==> flow/design.v <==
module decode(
	clk		,
	rst_n		,
	data_in	,
	data_out	
	);
	input clk;
	input rst_n;
	input [1:0] data_in;	 
	output reg data_out;
	wire [1:0] dis_00,dis_01,dis_10,dis_11;
	wire [31:0] add_1,add_2,add_3,add_4,add_5,add_6,add_7,add_8;
	reg [9:0]	path_s0,path_s1,path_s2,path_s3;   
	reg [31:0]	dis_s0,dis_s1,dis_s2,dis_s3;
	reg [19:0]count_clear;
	assign dis_00=data_in[1]+data_in[0];
	assign dis_01=data_in[1]+(data_in[0]^1'b1);
	assign dis_10=(data_in[1]^1'b1)+data_in[0];
	assign dis_11=(data_in[1]^1'b1)+(data_in[0]^1'b1);
	always @(posedge clk or negedge rst_n)
		if (rst_n==1'b0)
			count_clear<=20'b0;
		else if (count_clear>=20'd50000)
			count_clear<=20'b0;
		else
			count_clear<=count_clear+1'b1;
	assign add_1=dis_00+dis_s0;  
	assign add_2=dis_11+dis_s2;
	always @(posedge clk or negedge rst_n)
	begin
		if (rst_n==1'b0) 
			begin
				path_s0=10'b0;
				dis_s0=32'b0;
			end
		else if (count_clear==20'd50000)
			begin
				path_s0=10'b0;
				dis_s0=32'b0;
			end
		else if (add_1<=add_2)
			begin
				path_s0<={path_s0[8:0],1'b0};
				dis_s0<=add_1;
			end
		else 
			begin
				path_s0<={path_s2[8:0],1'b0};
				dis_s0<=add_2;
			end
	end
	assign add_3=dis_11+dis_s0;
	assign add_4=dis_00+dis_s2;
	always @(posedge clk or negedge rst_n)
	begin
		if (rst_n==1'b0) 
			begin
				path_s1=10'b0;
				dis_s1=32'b0;
			end
		else if (count_clear==20'd50000)
			begin
				path_s1=10'b0;
				dis_s1=32'b0;
			end
		else if (add_3<=add_4)
			begin
				path_s1<={path_s0[8:0],1'b1};
				dis_s1<=add_3;
			end
		else 
			begin
				path_s1<={path_s2[8:0],1'b1};
				dis_s1<=add_4;
			end
	end
	assign add_5=dis_01+dis_s1;
	assign add_6=dis_10+dis_s3;
	always @(posedge clk or negedge rst_n)
	begin
		if (rst_n==1'b0)
			begin
				path_s2=10'b0;
				dis_s2=32'b0;
			end
		else if (count_clear==20'd50000)
			begin
				path_s2=10'b0;
				dis_s2=32'b0;
			end
		else if (add_5<=add_6)
			begin
				path_s2<={path_s1[8:0],1'b0};
				dis_s2<=add_5;
			end
		else 
			begin
				path_s2<={path_s3[8:0],1'b0};
				dis_s2<=add_6;
			end
	end
	assign add_7=dis_10+dis_s1;
	assign add_8=dis_01+dis_s3;
	always @(posedge clk or negedge rst_n)
	begin
		if (rst_n==1'b0)
			begin
				path_s3=10'b0;
				dis_s3=32'b0;
			end
		else if (count_clear==20'd50000)
			begin
				path_s3=10'b0;
				dis_s3=32'b0;
			end
		else if (add_7<add_8)
			begin
				path_s3<={path_s1[8:0],1'b1};
				dis_s3<=add_7;
			end
		else 
			begin
				path_s3<={path_s3[8:0],1'b1};
				dis_s3<=add_8;
			end
	end
	always @(*)
	begin
		if ((dis_s0<=dis_s1)&&(dis_s0<=dis_s2)&&(dis_s0<=dis_s3))
			data_out<=path_s0[9];
		else if ((dis_s1<=dis_s0)&&(dis_s1<=dis_s2)&&(dis_s1<=dis_s3))
			data_out<=path_s1[9];
		else if ((dis_s2<=dis_s0)&&(dis_s2<=dis_s1)&&(dis_s2<=dis_s3))
			data_out<=path_s2[9];
		else  data_out<=path_s3[9];
	end
endmodule
[Reports on decode]
Tool output for the design above, in the order of the flow.
Line numbers count from 1 in the design file above.
Operators: Yosys type, input widths -> output width; for muxes data width and select width s.
Cell names lack the library's common part.
Not given: --
Inputs
  top: decode
  clock: clk
  standard-cell library: sky130hd
  library corner: tt_025C_1v80

[Elaborated design]
Source: Yosys, flattened and elaborated, memories not mapped. Widths are those after wreduce; folded enables and synchronous resets count as part of the registers. Registers that Yosys merges into a memory's read port (data or address) are not register bits. Print and check cells do not count. Equal cells are merged and count once.
Word-level totals
  flip-flop bits (word level): 188
  output and inout bits: 1
  input port bits: 4
Operators by class
  $add $sub $neg: 13
  multiplexer cells: 20
  bitwise gates (word level): 2
  $lt $le $gt $ge: 14
  reduce/logical cells: 6
  equality and inequality tests: 1
Operator list (count)
  $le 32x32->1: 12
  $add 2x32->32: 8
  $mux 32: 8
  $mux 10: 8
  $lt 32x32->1: 1
  $add 20x1->20 const B: 1
  $ge 20x16->1 const B: 1
  $eq 20x16->1 const B: 1
  $mux 20: 1
  $add 1x1->2: 4
  $logic_and 1x1->1: 6
  $mux 1: 3
  $not 1->1: 2

[Logic depth]
Longest topological path by Yosys (ltp), each cell counted once; first at word level (registers and memories cut), then after technology mapping (sequential cells cut; the memories' decode and read muxes count).
Depth
  depth in word-level cells: 6
  ABC_AREA: 0
  mapped depth: 23
  gate-level depth less buffers: 20

[After synthesis]
Source: synth_stat.txt of the flow (Yosys; design flattened, memories mapped). It holds for the ABC_AREA given above (unset counts as 0); a run with the other value may have another netlist.
Cell types
  dfrtp_1: count 182, total area 4.55E+03 µm²
  ha_1: count 338, total area 4.23E+03 µm²
  xnor2_1: count 212, total area 1.86E+03 µm²
  a211oi_1: count 119, total area 893.357 µm²
  nand2_1: count 203, total area 761.981 µm²
  nor3_1: count 136, total area 680.653 µm²
  nand4_1: count 102, total area 638.112 µm²
  a21oi_1: count 124, total area 620.595 µm²
  nor2_1: count 138, total area 517.997 µm²
  inv_1: count 121, total area 454.186 µm²
  a21o_1: count 58, total area 435.418 µm²
  nand3_1: count 87, total area 435.418 µm²
  xor2_1: count 45, total area 394.128 µm²
  mux2i_1: count 35, total area 350.336 µm²
  nor4_1: count 56, total area 350.336 µm²
  o21ai_0: count 49, total area 245.235 µm²
  clkbuf_1: count 64, total area 240.23 µm²
  and4_1: count 19, total area 166.41 µm²
Not listed: further types 55, cells in them 205.
Synthesis totals
  synthesis area: 19396.1 µm²
  flip-flops: 182
  sequential area: 4554.4 µm²
  mapped cells: 2293
  buffer cells: 87

[Path before layout]
Source: OpenSTA report_checks on the synthesized netlist (no wires, ideal clock, input and output delay 20% of the period each), path of least setup slack; recovery checks are left aside. Register names are those of the netlist, which keeps one name where synthesis merged equal registers.
Path after synthesis
  path type: input to register
  from: input data_in[0]
  to: register dis_s2[22]
  path slack: 0.472 ns
  stages on the path: 20
  data arrival time: 5.434 ns
  buffers on the path: 2
  library setup time: 0.094 ns
  delay of the path: 4.328 ns
  required time: 5.906 ns
  clock period: 6.0 ns
  synthesis period reached: 5.528 ns
"delay of the path" is the arrival time less input delay plus setup time.
"stages on the path": output pins that drive a net of the path, with the launching flip-flop's if there is one; two outputs of one cell count as two.
"synthesis period reached" is the clock period less the worst setup slack; recovery checks do not enter. This is arithmetic on one report: input and output delays are still those of the set period (20% each).
Between the ends stands the longest chain of elaborated cells between them, by number of cells; it is not shown to be the way that was timed. Of several equally long chains one is given.
A line is the first line of the expression or statement that the cell stems from. Yosys adds cells for indexed reads and writes and turns some case tables into memories.
At most two assigning lines are given for a register; there are more.
On the way, after synthesis
  cell sequence: inv_1 > ha_1 > inv_1 > ha_1 > ha_1 > a21oi_1 > or2_2 > clkbuf_1 > nor4b_1 > nand4_1 > xnor2_1 > ha_1 > nand4_1 > nor4_1 > nand3_1 > nand2_1 > o21a_1 > nand2_1 > clkbuf_1 > a211oi_1
  length of the longest elaborated chain: 6
  elaborated cells between the ends (all ways): 8
  RTL lines with such cells: 6
  classes of those cells: add/sub: 4; compare: 1; mux: 2; logic: 1
RTL lines, path after synthesis
  start: declaration: line 9  | input [1:0] data_in;
  $not 1->1
  $add 1x1->2: line 17  | assign dis_01=data_in[1]+(data_in[0]^1'b1);
  $add 2x32->32: line 77  | assign add_5=dis_01+dis_s1;
  $le 32x32->1: line 91  | else if (add_5<=add_6)
  $mux 32: line 91
  $mux 32: line 86  | else if (count_clear==20'd50000)
  end: assignment: line 94  | dis_s2<=add_5;
  end: assignment: line 99  | dis_s2<=add_6;
  end: declaration: line 14  | reg [31:0] dis_s0,dis_s1,dis_s2,dis_s3;

[Timing after layout]
Path of least setup slack in the final report of job 1 (OpenROAD, finished layout, wires in). Where an end is a register, its clock arrival counts in the times.
Path after layout
  path type: input to register
  from: input data_in[1]
  to: register dis_s0[30]
  data arrival time: 5.86 ns
  stages on the path: 22
  library setup time: 0.11 ns
  clock period: 5.18 ns
  required time: 5.59 ns
  path slack: -0.27 ns
  buffers on the path: 5
Between the ends stands the longest chain of elaborated cells between them, by number of cells; it is not shown to be the way that was timed. Of several equally long chains one is given.
At most two assigning lines are given for a register; there are more.
On the way, after layout
  cell sequence: clkdlybuf4s15_2 > inv_4 > ha_4 > ha_4 > nand3_1 > a2111oi_4 > buf_4 > nand2_2 > nor2_2 > xnor2_2 > ha_1 > nand4_1 > nor4_4 > buf_4 > nand3_1 > inv_2 > or3_1 > o22a_4 > nand2_1 > buf_8 > buf_8 > a211oi_1
  length of the longest elaborated chain: 6
  elaborated cells between the ends (all ways): 8
  RTL lines with such cells: 6
  classes of those cells: add/sub: 4; compare: 1; mux: 2; logic: 1
RTL lines, path after layout
  start: declaration: line 9  | input [1:0] data_in;
  $not 1->1
  $add 1x1->2: line 19  | assign dis_11=(data_in[1]^1'b1)+(data_in[0]^1'b1);
  $add 2x32->32: line 28  | assign add_2=dis_11+dis_s2;
  $le 32x32->1: line 41  | else if (add_1<=add_2)
  $mux 32: line 41
  $mux 32: line 36  | else if (count_clear==20'd50000)
  end: assignment: line 44  | dis_s0<=add_1;
  end: assignment: line 49  | dis_s0<=add_2;
  end: declaration: line 14  | reg [31:0] dis_s0,dis_s1,dis_s2,dis_s3;

FLOW RESULTS
============

Measured data: module decode, platform sky130hd, 6 stored runs of the flow under differing settings, order arbitrary. Input and output delays are each 20% of the period that was set; the output load is 0.01 pF.
"achieved clock period (ns)": clock period set for the run, less the worst setup slack. It is reckoned from that one timing run; input and output delays stay at 20% of the period that was set.
"worst setup path time (ns)" means the part of the period allowed to the worst setup path (the constraints hold back 20% at inputs and 20% at outputs) less its slack; where the path has registers, the arrival times of their clocks count too.
"finish__power__total" is the tool's figure for a default switching activity; nothing was simulated.

settings of job 1
{
  "CAP_MARGIN": 30,
  "CELL_PAD_IN_SITES_DETAIL_PLACEMENT": 1,
  "CELL_PAD_IN_SITES_GLOBAL_PLACEMENT": 3,
  "CORE_ASPECT_RATIO": 0.71,
  "CORE_MARGIN": 7,
  "CORE_UTILIZATION": 29,
  "CTS_CLUSTER_DIAMETER": 62,
  "GPL_TIMING_DRIVEN": 0,
  "PLACE_DENSITY_LB_ADDON": 0.15,
  "SETUP_SLACK_MARGIN": -0.38,
  "SLEW_MARGIN": 5,
  "period_ns": 5.18
}
report of job 1
yosys chip area after synthesis (um^2): 19396.1
finish__design__die__area: 74426.2
finish__design__instance__area__stdcell: 22371.5
finish__design__instance__utilization: 0.3398
finish__timing__setup__ws: -0.268
finish__timing__setup__tns: -15.604
finish__timing__hold__ws: 0.458
finish__power__total: 1.637e-02
achieved clock period (ns): 5.448
worst setup path time (ns): 4.41
worst setup path kind: input to register

settings of job 2
{
  "CAP_MARGIN": 5,
  "CELL_PAD_IN_SITES_GLOBAL_PLACEMENT": 3,
  "CORE_MARGIN": 7,
  "CTS_CLUSTER_DIAMETER": 195,
  "CTS_CLUSTER_SIZE": 40,
  "HOLD_SLACK_MARGIN": 0.18,
  "period_ns": 6.0,
  "CORE_UTILIZATION": 40,
  "SLEW_MARGIN": 20
}
report of job 2
yosys chip area after synthesis (um^2): 19396.1
finish__design__die__area: 54852.0
finish__design__instance__area__stdcell: 22350.2
finish__design__instance__utilization: 0.4681
finish__timing__setup__ws: 0.230
finish__timing__setup__tns: 0.000
finish__timing__hold__ws: 0.466
finish__power__total: 1.354e-02
achieved clock period (ns): 5.770
worst setup path time (ns): 4.57
worst setup path kind: input to register

settings of job 3
{
  "CORE_UTILIZATION": 40,
  "PLACE_DENSITY": 0.6,
  "SETUP_SLACK_MARGIN": -0.11,
  "period_ns": 5.89,
  "CAP_MARGIN": 20,
  "CORE_MARGIN": 2,
  "SLEW_MARGIN": 20
}
report of job 3
yosys chip area after synthesis (um^2): 19396.1
finish__design__die__area: 50267.9
finish__design__instance__area__stdcell: 22376.5
finish__design__instance__utilization: 0.4677
finish__timing__setup__ws: 0.083
finish__timing__setup__tns: 0.000
finish__timing__hold__ws: 0.457
finish__power__total: 1.367e-02
achieved clock period (ns): 5.807
worst setup path time (ns): 4.63
worst setup path kind: input to register

settings of job 4
{
  "CELL_PAD_IN_SITES_GLOBAL_PLACEMENT": 3,
  "CORE_ASPECT_RATIO": 1.56,
  "CORE_UTILIZATION": 58,
  "MAX_ROUTING_LAYER": "met4",
  "MIN_ROUTING_LAYER": "met2",
  "PLACE_DENSITY": 0.74,
  "SETUP_SLACK_MARGIN": 0.97,
  "period_ns": 6.84,
  "CAP_MARGIN": 20,
  "CORE_MARGIN": 2,
  "SLEW_MARGIN": 20
}
report of job 4: did not finish, place, GPL-0301

settings of job 5
{
  "CAP_MARGIN": 30,
  "CELL_PAD_IN_SITES_DETAIL_PLACEMENT": 1,
  "CELL_PAD_IN_SITES_GLOBAL_PLACEMENT": 1,
  "CORE_ASPECT_RATIO": 0.71,
  "CORE_MARGIN": 7,
  "CORE_UTILIZATION": 29,
  "CTS_CLUSTER_DIAMETER": 62,
  "GPL_ROUTABILITY_DRIVEN": 0,
  "GPL_TIMING_DRIVEN": 0,
  "MIN_ROUTING_LAYER": "met2",
  "PLACE_DENSITY_LB_ADDON": 0.15,
  "SETUP_SLACK_MARGIN": -0.38,
  "SLEW_MARGIN": 5,
  "period_ns": 5.18
}
report of job 5
yosys chip area after synthesis (um^2): 19396.1
finish__design__die__area: 74426.2
finish__design__instance__area__stdcell: 22616.7
finish__design__instance__utilization: 0.3436
finish__timing__setup__ws: -0.251
finish__timing__setup__tns: -17.073
finish__timing__hold__ws: 0.366
finish__power__total: 1.747e-02
achieved clock period (ns): 5.431
worst setup path time (ns): 4.40
worst setup path kind: input to register

settings of job 6
{
  "CORE_UTILIZATION": 40,
  "PLACE_DENSITY": 0.6,
  "period_ns": 5.78,
  "CAP_MARGIN": 20,
  "CORE_MARGIN": 2,
  "SLEW_MARGIN": 20
}
report of job 6
yosys chip area after synthesis (um^2): 19396.1
finish__design__die__area: 50267.9
finish__design__instance__area__stdcell: 22684.3
finish__design__instance__utilization: 0.4741
finish__timing__setup__ws: 0.166
finish__timing__setup__tns: 0.000
finish__timing__hold__ws: 0.461
finish__power__total: 1.402e-02
achieved clock period (ns): 5.614
worst setup path time (ns): 4.46
worst setup path kind: input to register
